==> flow/design.v <==
`timescale 1ns / 1ps
module uart_rx(
               input               clk          ,		 
               input               rst_n        ,	
               input               din          ,
               output  reg [7:0]    dout         ,		
               output  reg         dout_vld     
               );
parameter    	   BPS	  =	217;	 
reg   [14:0]        cnt0         ;
wire                add_cnt0     ;
wire                end_cnt0     ;
reg   [ 3:0]        cnt1         ;
wire                add_cnt1     ;
wire                end_cnt1     ;
reg                 rx0          ;	
reg                 rx1          ;	
reg                 rx2          ;	
wire                rx_en        ;
reg                 flag_add     ;
always @ (posedge clk or negedge rst_n) begin
	if(!rst_n) begin
		rx0 <= 1'b1;
        rx1 <= 1'b1;
        rx2 <= 1'b1;
	end
	else begin
		rx0 <= din;
        rx1 <= rx0;
        rx2 <= rx1;
	end
end
assign rx_en = rx2 & ~rx1;	
always @(posedge clk or negedge rst_n)begin
    if(!rst_n)begin
        cnt0 <= 0;
    end
    else if(add_cnt0)begin
        if(end_cnt0)
            cnt0 <= 0;
        else
            cnt0 <= cnt0 + 1;
    end
end
assign add_cnt0 = flag_add;
assign end_cnt0 = add_cnt0 && cnt0==BPS-1 ;
always @(posedge clk or negedge rst_n)begin 
    if(!rst_n)begin
        cnt1 <= 0;
    end
    else if(add_cnt1)begin
        if(end_cnt1)
            cnt1 <= 0;
        else
            cnt1 <= cnt1 + 1;
    end
end
assign add_cnt1 = end_cnt0;
assign end_cnt1 = add_cnt1 && cnt1==9-1 ;  
always @ (posedge clk or negedge rst_n)begin
	if(!rst_n) begin
		flag_add <= 1'b0;
	end
	else if(rx_en) begin		
		flag_add <= 1'b1;	
	end
    else if(end_cnt1) begin		
		flag_add <= 1'b0;	
	end
end
always @ (posedge clk or negedge rst_n)begin
	if(!rst_n) begin
		dout <= 8'd0;
	end
	else if(add_cnt0 && cnt0==BPS/2-1 && cnt1!=0) begin		 
	    dout[cnt1-1]<= rx2 ;
	end
end
always @ (posedge clk or negedge rst_n)begin
	if(!rst_n) begin
		dout_vld <= 1'b0;
	end
    else if(end_cnt1) begin		
		dout_vld <= 1'b1;	
	end
	else begin	
        dout_vld <= 1'b0;			
	end
end
endmodule
`timescale 1ns / 1ps
module uart_tx(
                 input             clk    ,			
                 input             rst_n  ,		
                 input [7:0]       din    ,
                 input             din_vld,	  
                 output reg        rdy    ,   
                 output reg        dout   
             );
parameter         BPS    = 217;
reg   [7:0]       tx_data_tmp;	
reg               flag_add   ;
reg   [14:0]      cnt0       ;
wire              add_cnt0   ;
wire              end_cnt0   ;
reg   [ 3:0]      cnt1       ;
wire              add_cnt1   ;
wire              end_cnt1   ;
wire  [ 9:0]      data       ;
always  @(posedge clk or negedge rst_n)begin
    if(rst_n==1'b0)begin
        flag_add <= 0;
    end
    else if(flag_add==0 && din_vld)begin
        flag_add <= 1;
    end
    else if(end_cnt1)begin
        flag_add <= 0;
    end
end
always @(posedge clk or negedge rst_n)begin
    if(!rst_n)begin
        cnt0 <= 0;
    end
    else if(add_cnt0)begin
        if(end_cnt0)
            cnt0 <= 0;
        else
            cnt0 <= cnt0 + 1;
    end
end
assign add_cnt0 = flag_add;
assign end_cnt0 = add_cnt0 && cnt0==BPS-1 ;
always @(posedge clk or negedge rst_n)begin 
    if(!rst_n)begin
        cnt1 <= 0;
    end
    else if(add_cnt1)begin
        if(end_cnt1)
            cnt1 <= 0;
        else
            cnt1 <= cnt1 + 1;
    end
end
assign add_cnt1 = end_cnt0;
assign end_cnt1 = add_cnt1 && cnt1==10-1 ;
always @ (posedge clk or negedge rst_n) begin
	if(!rst_n) begin
		tx_data_tmp <=8'd0;
	end
	else if(flag_add==1'b0 && din_vld) begin	
		tx_data_tmp <= din;	
	end
end
always @ (posedge clk or negedge rst_n) begin
	if(!rst_n) begin
		dout <= 1'b1;
	end
	else if(add_cnt0 && cnt0==1-1)begin
        dout<= data[cnt1];
    end 
end
assign  data = {1'b1,tx_data_tmp,1'b0};  
always  @(*)begin
    if(din_vld || flag_add)
        rdy = 1'b0;
    else
        rdy = 1'b1;
end
endmodule
module  uart_top(
								input  clk,
								input  rst_n,
								input  din,
								input sw8,
								output  reg  [23:0] pic_out,
								output  reg [16:0] addr,
								output  reg wr_ram,
								output  tx,
								output  reg pic_done,    
								output  reg  pic_download,    
								output  reg [7:0] rgb_led
								);
	wire   dout_vld;
	wire  [7:0] dout;
	reg [3:0] code_p;
	reg  [4:0]  cnt;
	reg  [3:0]  state;
	wire  [3:0]  code;
	wire [7:0]  temp;
	reg [23:0] pic_reg;
	parameter  monitor=0;   
	parameter  second=1 ;
	parameter  third=2 ;
	parameter   fouth=3;
	parameter   fiveth=4;
	parameter   sixth=5;
	parameter   send=6;
	parameter   stop=7;
	assign temp=(dout>8'd57)?(dout-8'd87):(dout-8'd48);
	assign code=temp[3:0];
	always  @ (posedge clk or negedge rst_n)
	    begin
			if  (!rst_n)
			   begin
			      state<=monitor;
				  wr_ram<=1;
				  pic_out<=0;
				  addr<=0;
				  pic_done<=0;
				  end
			else
	case (state)
	monitor:	begin
				   if (dout_vld)
						begin
						    wr_ram<=1;	
							pic_reg[23:20]<=code;
							state<=second;
							code_p<=code;
						end
				 else
				          state<=monitor;
					end
	second:	begin
					if (dout_vld)
							begin
								pic_reg[19:16]<=code;
								state<=third;
								rgb_led<={code_p,code};
							end
					else
							state<=second;
					end
		third:		begin
					if (dout_vld)
						begin
							pic_reg[15:12]<=code;
							state<=fouth;
							code_p<=code;
						end
					else
						state<=third;
					end
		fouth:		begin
					if (dout_vld)
						begin
							pic_reg[11:8]<=code;
							state<=fiveth;
							rgb_led<={code_p,code};
						end
					else
						state<=fouth;
					end
		fiveth:		begin
					if (dout_vld)
						begin
							pic_reg[7:4]<=code;
							state<=sixth;
							code_p<=code;
						end
					else
						state<=fiveth;
					end
        sixth:		begin
					if (dout_vld)
						begin
							pic_reg[3:0]<=code;
							state<=send;
							rgb_led<={code_p,code};
						end
					else
						state<=sixth;
					end
		send: 	 begin
						wr_ram<=0;
						pic_out<=pic_reg;
						if (addr<479)
							begin
								addr<=addr+1;								
								pic_done<=0;
								state<=monitor;
							end
			         else if (addr==479)
					        begin								 
							     addr<=0;		
								 pic_done<=1;
								 state<=stop;								
							end	 
						end
		stop:  begin
					if  (sw8==1)
					    state<=monitor;
					else
						begin
						state<=stop;
						end
				  end
		     endcase
		end
		always  @ (posedge  clk or negedge rst_n)
		    begin
				if (!rst_n)
					cnt<=0;
				else if (state==send)
				    cnt<=cnt+1;
			    else 
					cnt<=cnt;
			end
		always  @ (posedge  clk or negedge rst_n)
			begin
				if (!rst_n)
					pic_download<=1;
		   else if (cnt>=15)
					pic_download<=0;
			else
					pic_download<=1;
			end
		uart_rx #(.BPS(16)) uart_rx(
								.clk(clk),
								.rst_n(rst_n),
								.din(din),
								.dout(dout),
								.dout_vld(dout_vld)
								);
	   uart_tx #(.BPS(16)) uart_tx(
                              .clk(clk)    ,			
                              .rst_n(rst_n)  ,		
							  .din_vld(dout_vld)    ,
							  .din(dout),
							  .dout(tx),
							  .rdy()
							); 
		endmodule 
Tool chain data of uart_top. The steps from the RTL of uart_top to its reports follow in flow order. Lines are those of the file above, counted from 1. Library cell names are shortened. The mark -- stands for no value.

Top module: uart_top. Clock: clk. Library: sky130hd. Timing corner: tt_025C_1v80.

After elaboration. Counts by Yosys on the flattened word-level netlist (proc, flatten, opt, wreduce; memories kept). Register bits leave out memories and registers merged into their read ports (data or address). Print and check cells are left out.

Under bits in registers stands 150. The entry for input bits reads 4. Under output and inout port bits stands 53. The entry for elaborated cells reads 129.

For add/subtract/negate cells the number is 10. Order comparisons: 3. For equal/unequal tests the number is 17. The entry for shift operators reads 3. For multiplexer cells the number is 31. Bitwise logic cells: 6. The entry for reduce/logical cells reads 31.

Operator list (number): 17-bit two-way mux (2); 1-bit by 33-bit variable shift with 8-bit output (1); 1-bit by 33-bit variable shift with 8-bit output (first input constant) (1); 32-bit negator with 33-bit output (1); 4-bit case mux with 8-bit select (1); 15-bit by 1-bit adder with 15-bit output (second input constant) (2); 15-bit by 4-bit == test with 1-bit output (second input constant) (2); 15-bit two-way mux (2); 4-bit two-way mux (7); 3-bit AND reduction (8); 17-bit by 1-bit adder with 17-bit output (second input constant) (1); 17-bit by 9-bit < comparator with 1-bit output (second input constant) (1); 17-bit by 9-bit == test with 1-bit output (second input constant) (1); 4-bit by 3-bit == test with 1-bit output (second input constant) (4); 8-bit two-way mux (2); 15-bit by 3-bit == test with 1-bit output (second input constant) (1); 15-bit logical NOT (1); 1-bit two-way mux (12); 10-bit by 4-bit indexed select with 1-bit output (1); 1-bit logical AND (8); 2-bit nonzero test (4); 4-bit by 1-bit adder with 4-bit output (second input constant) (2); 4-bit by 2-bit == test with 1-bit output (second input constant) (2); 4-bit == test (second input constant) (2); 8-bit by 6-bit greater-than comparator with 1-bit output (second input constant) (1); 8-bit bitwise AND (1); 8-bit bitwise OR (1); 8-bit inverter (1).

Other operator kinds: 19; their cells: 28.

Longest topological paths. Yosys ltp: most cells in a row. Word level: on the elaborated netlist, between registers, memories and ports. Mapped: between sequential cells and ports; inverters and the memories' decode and read muxes count.

Depth after elaboration: 6. For ABC_AREA the number is 0. Under depth in mapped cells stands 13. The figure for gate-level depth less buffers is 12.

After synthesis. The flow's flattened synthesis, as Yosys stat reports it; memories are mapped. The netlist is that of the ABC_AREA named above (0 if unset); the other value can give another one.

Cells by type: dfrtp_1 (number 111, total area 2.78E+03 um2); edfxtp_1 (number 36, total area 1.08E+03 um2); mux2_2 (number 43, total area 484.214 um2); ha_1 (number 22, total area 275.264 um2); dfstp_2 (number 7, total area 183.926 um2); xnor2_1 (number 20, total area 175.168 um2); nand2_1 (number 42, total area 157.651 um2); xor2_1 (number 16, total area 140.134 um2); nor4_1 (number 18, total area 112.608 um2); nor2_1 (number 27, total area 101.347 um2); and3_1 (number 16, total area 100.096 um2); nand3_1 (number 20, total area 100.096 um2); inv_1 (number 21, total area 78.826 um2); o21ai_0 (number 15, total area 75.072 um2); clkbuf_1 (number 18, total area 67.565 um2); nand4_1 (number 9, total area 56.304 um2); mux2i_1 (number 5, total area 50.048 um2); or3_1 (number 8, total area 50.048 um2).

Not listed: further types 38, cells in them 74.

Mapped cells: 528. The entry for mapped area reads 6656.4 um2. The entry for sequential part of the area reads 4042.6 um2. The entry for flip-flop cells reads 154. The entry for buffers reads 22.

The figures by module come from a second, unflattened synthesis with its own total; it is not the netlist above.

The entry for cells (unflattened synthesis) reads 532. Area (unflattened synthesis): 6855.3 um2.

Rows give one instance, submodules left out.

Modules: uart_top (times used 1, cells 242, area 3636.0 um2, sequential area 2511.2 um2); uart_rx #(BPS=16) (times used 1, cells 167, area 1789.2 um2, sequential area 804.5 um2); uart_tx #(BPS=16) (times used 1, cells 123, area 1430.1 um2, sequential area 726.9 um2).

Timing after synthesis. OpenSTA on the mapped netlist: ideal clock, no wires. The path of least setup slack (recovery checks aside). Input and output delay are each 20% of the period. Register names are those of the netlist, which keeps one name where synthesis merged equal registers.

Path kind: reg2reg. Start: reg uart_rx.cnt1[0]. End: reg uart_rx.dout[3]. Clock period: 10000 ps. The figure for setup time is 128 ps. The figure for time at the first pin is 0 ps. Arrival: 3228 ps. The entry for data required time reads 9872 ps. Slack: 6644 ps. The entry for path delay reads 3356 ps. The figure for stages is 11. Path buffers: 1. For synthesis period reached the number is 3356 ps.

"path delay" = arrival - input delay + setup time. "stages": output pins that drive a net of the path, with the launching flip-flop's if there is one; two outputs of one cell count as two. "synthesis period reached" is the clock period less the worst setup slack; recovery checks do not enter. This is arithmetic on one report: input and output delays are still those of the set period (20% each). Between the ends stands the longest chain of elaborated cells between them, by number of cells; it is not shown to be the way that was timed. Of several equally long chains one is given. A line is the first line of the expression or statement that the cell stems from. Yosys adds cells for indexed reads and writes and turns some case tables into memories. At most two assigning lines are given for a register; there are more. Where a signal picks the word or bit written, the line may be left out of the assigning lines.

Cell sequence: dfrtp_1 buf_2 inv_1 ha_1 or3b_2 ha_1 or4b_4 nor4_4 nand3_2 nor4_1 mux2_1. The figure for length of the longest elaborated chain is 6. Under elaborated cells between the ends (all ways) stands 9. For source lines of those cells the number is 2. Classes of those cells: add/sub: 2; shift: 2; logic: 3; reduce/logical: 2.

Ends and longest elaborated chain, after synthesis: from (decl) (line 13) `reg   [ 3:0]        cnt1         ;`; from (assign) (line 49) `cnt1 <= 0;`; from (assign) (line 55) `cnt1 <= cnt1 + 1;`; 4-bit by 1-bit subtractor with 5-bit output (line 76) `dout[cnt1-1]<= rx2 ;`; 32-bit negator with 33-bit output (line 76); 1-bit by 33-bit variable shift with 8-bit output (line 76); 8-bit inverter (line 76); 8-bit bitwise AND (line 76); 8-bit bitwise OR (line 76); to (assign) (line 73) `dout <= 8'd0;`; to (decl) (line 6) `output reg [7:0] dout ,`.

Path in the finished layout. Path of least setup slack in the final report of flow run C (OpenROAD, finished layout, wires in). Where an end is a register, its clock arrival counts in the times. The path's times are printed in steps of 10 ps; the period is the one set.

Path kind: reg2reg. Start: reg uart_rx.cnt1[0]. End: reg uart_rx.dout[3]. Clock period: 5270 ps. The figure for setup time is 110 ps. The figure for time at the first pin is 430 ps. Arrival: 3970 ps. The entry for data required time reads 5590 ps. Slack: 1620 ps. The figure for stages is 11. Path buffers: 0.

Between the ends stands the longest chain of elaborated cells between them, by number of cells; it is not shown to be the way that was timed. Of several equally long chains one is given. At most two assigning lines are given for a register; there are more. Where a signal picks the word or bit written, the line may be left out of the assigning lines.

Cell sequence: dfrtp_1 inv_1 ha_1 xor2_2 or3_1 ha_1 or4b_4 nor4_4 nand3_2 nor4_1 mux2_1. The figure for length of the longest elaborated chain is 6. Under elaborated cells between the ends (all ways) stands 9. For source lines of those cells the number is 2. Classes of those cells: add/sub: 2; shift: 2; logic: 3; reduce/logical: 2.

Ends and longest elaborated chain, post-layout: from (decl) (line 13) `reg   [ 3:0]        cnt1         ;`; from (assign) (line 49) `cnt1 <= 0;`; from (assign) (line 55) `cnt1 <= cnt1 + 1;`; 4-bit by 1-bit subtractor with 5-bit output (line 76) `dout[cnt1-1]<= rx2 ;`; 32-bit negator with 33-bit output (line 76); 1-bit by 33-bit variable shift with 8-bit output (line 76); 8-bit inverter (line 76); 8-bit bitwise AND (line 76); 8-bit bitwise OR (line 76); to (assign) (line 73) `dout <= 8'd0;`; to (decl) (line 6) `output reg [7:0] dout ,`.

Below are 6 stored runs of the flow (Yosys, OpenROAD; platform sky130hd) on uart_top, each with its settings and what was measured, unordered. Constraints: input delay and output delay 20% of the set period each, output load 0.01 pF. "clock period reached" = clock period - worst setup slack. The figure is calculated, with input and output delays left at 20% of the set period. "critical path time" = time allowed to the worst setup path (clock period - input delay - output delay, where it has them) - its slack; a late launch clock adds to it, a late capture clock takes from it. "total power of the final layout" rests on the timing tool's default activity at the inputs, not on a simulated workload. "critical path time" is given in steps of 10 ps.

Flow run A has these settings: CAP_MARGIN 30; CELL_PAD_IN_SITES_DETAIL_PLACEMENT 0; CELL_PAD_IN_SITES_GLOBAL_PLACEMENT 3; CORE_ASPECT_RATIO 0.9; CORE_MARGIN 6; CORE_UTILIZATION 61; CTS_CLUSTER_DIAMETER 253; CTS_CLUSTER_SIZE 55; GPL_ROUTABILITY_DRIVEN 1; GPL_TIMING_DRIVEN 1; HOLD_SLACK_MARGIN 0.02; MAX_ROUTING_LAYER met4; MIN_ROUTING_LAYER met2; PLACE_DENSITY_LB_ADDON 0.07; SETUP_SLACK_MARGIN -0.3; TNS_END_PERCENT 25; period_ns 3.42; SLEW_MARGIN 20. Outcome: no final report: placement broke off with FLW-0024.

Flow run B has these settings: CAP_MARGIN 0; CELL_PAD_IN_SITES_DETAIL_PLACEMENT 0; CELL_PAD_IN_SITES_GLOBAL_PLACEMENT 3; CORE_ASPECT_RATIO 0.9; CORE_MARGIN 6; CORE_UTILIZATION 61; CTS_CLUSTER_DIAMETER 253; CTS_CLUSTER_SIZE 86; GPL_ROUTABILITY_DRIVEN 1; GPL_TIMING_DRIVEN 1; HOLD_SLACK_MARGIN 0.02; MAX_ROUTING_LAYER met4; PLACE_DENSITY_LB_ADDON 0.07; SETUP_SLACK_MARGIN -0.3; TNS_END_PERCENT 25; period_ns 3.42; SLEW_MARGIN 20. Outcome: no final report: placement broke off with FLW-0024.

Flow run C has these settings: CAP_MARGIN 5; CORE_UTILIZATION 17; GPL_ROUTABILITY_DRIVEN 0; GPL_TIMING_DRIVEN 1; HOLD_SLACK_MARGIN -0.1; MIN_ROUTING_LAYER met2; PLACE_DENSITY_LB_ADDON 0.09; SETUP_SLACK_MARGIN 1.0; SLEW_MARGIN 15; period_ns 5.27; CORE_MARGIN 2. The post-synthesis cell area stands at 6,656.4 um2. The measured die area is 40,753.5 um2. The std-cell area (final layout) is 8,403.1 um2. The utilization of the finished layout stands at 0.217. The worst setup slack after layout stands at 1,621 ps. The setup TNS reads 0 ps. The total power of the final layout comes to 0.003103 W. The measured clock period reached is 3,649 ps. The critical path time is 3,650 ps. Type of the worst setup path: reg2reg.

Flow run D has these settings: CAP_MARGIN 0; CELL_PAD_IN_SITES_DETAIL_PLACEMENT 0; CELL_PAD_IN_SITES_GLOBAL_PLACEMENT 3; CORE_MARGIN 4; CORE_UTILIZATION 61; CTS_CLUSTER_DIAMETER 253; CTS_CLUSTER_SIZE 86; GPL_ROUTABILITY_DRIVEN 1; GPL_TIMING_DRIVEN 0; HOLD_SLACK_MARGIN 0.02; MAX_ROUTING_LAYER met5; PLACE_DENSITY_LB_ADDON 0.07; TNS_END_PERCENT 85; period_ns 3.42; SLEW_MARGIN 20. Outcome: no final report: placement broke off with FLW-0024.

Flow run E has these settings: CORE_UTILIZATION 43; period_ns 3.68; CAP_MARGIN 20; CORE_MARGIN 2; SLEW_MARGIN 20. The post-synthesis cell area stands at 6,656.4 um2. The measured die area is 16,491.7 um2. The std-cell area (final layout) is 7,996.4 um2. The utilization of the finished layout stands at 0.528. The worst setup slack after layout stands at 172 ps. The setup TNS reads 0 ps. The total power of the final layout comes to 0.004275 W. The measured clock period reached is 3,508 ps. The critical path time is 3,510 ps. Type of the worst setup path: reg2reg.

Flow run F has these settings: ABC_AREA 1; CAP_MARGIN 30; CELL_PAD_IN_SITES_DETAIL_PLACEMENT 0; CELL_PAD_IN_SITES_GLOBAL_PLACEMENT 3; CORE_ASPECT_RATIO 0.9; CORE_MARGIN 7; CORE_UTILIZATION 61; CTS_CLUSTER_DIAMETER 253; CTS_CLUSTER_SIZE 55; GPL_ROUTABILITY_DRIVEN 1; GPL_TIMING_DRIVEN 1; HOLD_SLACK_MARGIN 0.02; MAX_ROUTING_LAYER met4; MIN_ROUTING_LAYER met2; PLACE_DENSITY_LB_ADDON 0.07; SETUP_SLACK_MARGIN -0.3; TNS_END_PERCENT 100; period_ns 3.42; SLEW_MARGIN 20. Outcome: no final report: placement broke off with FLW-0024.
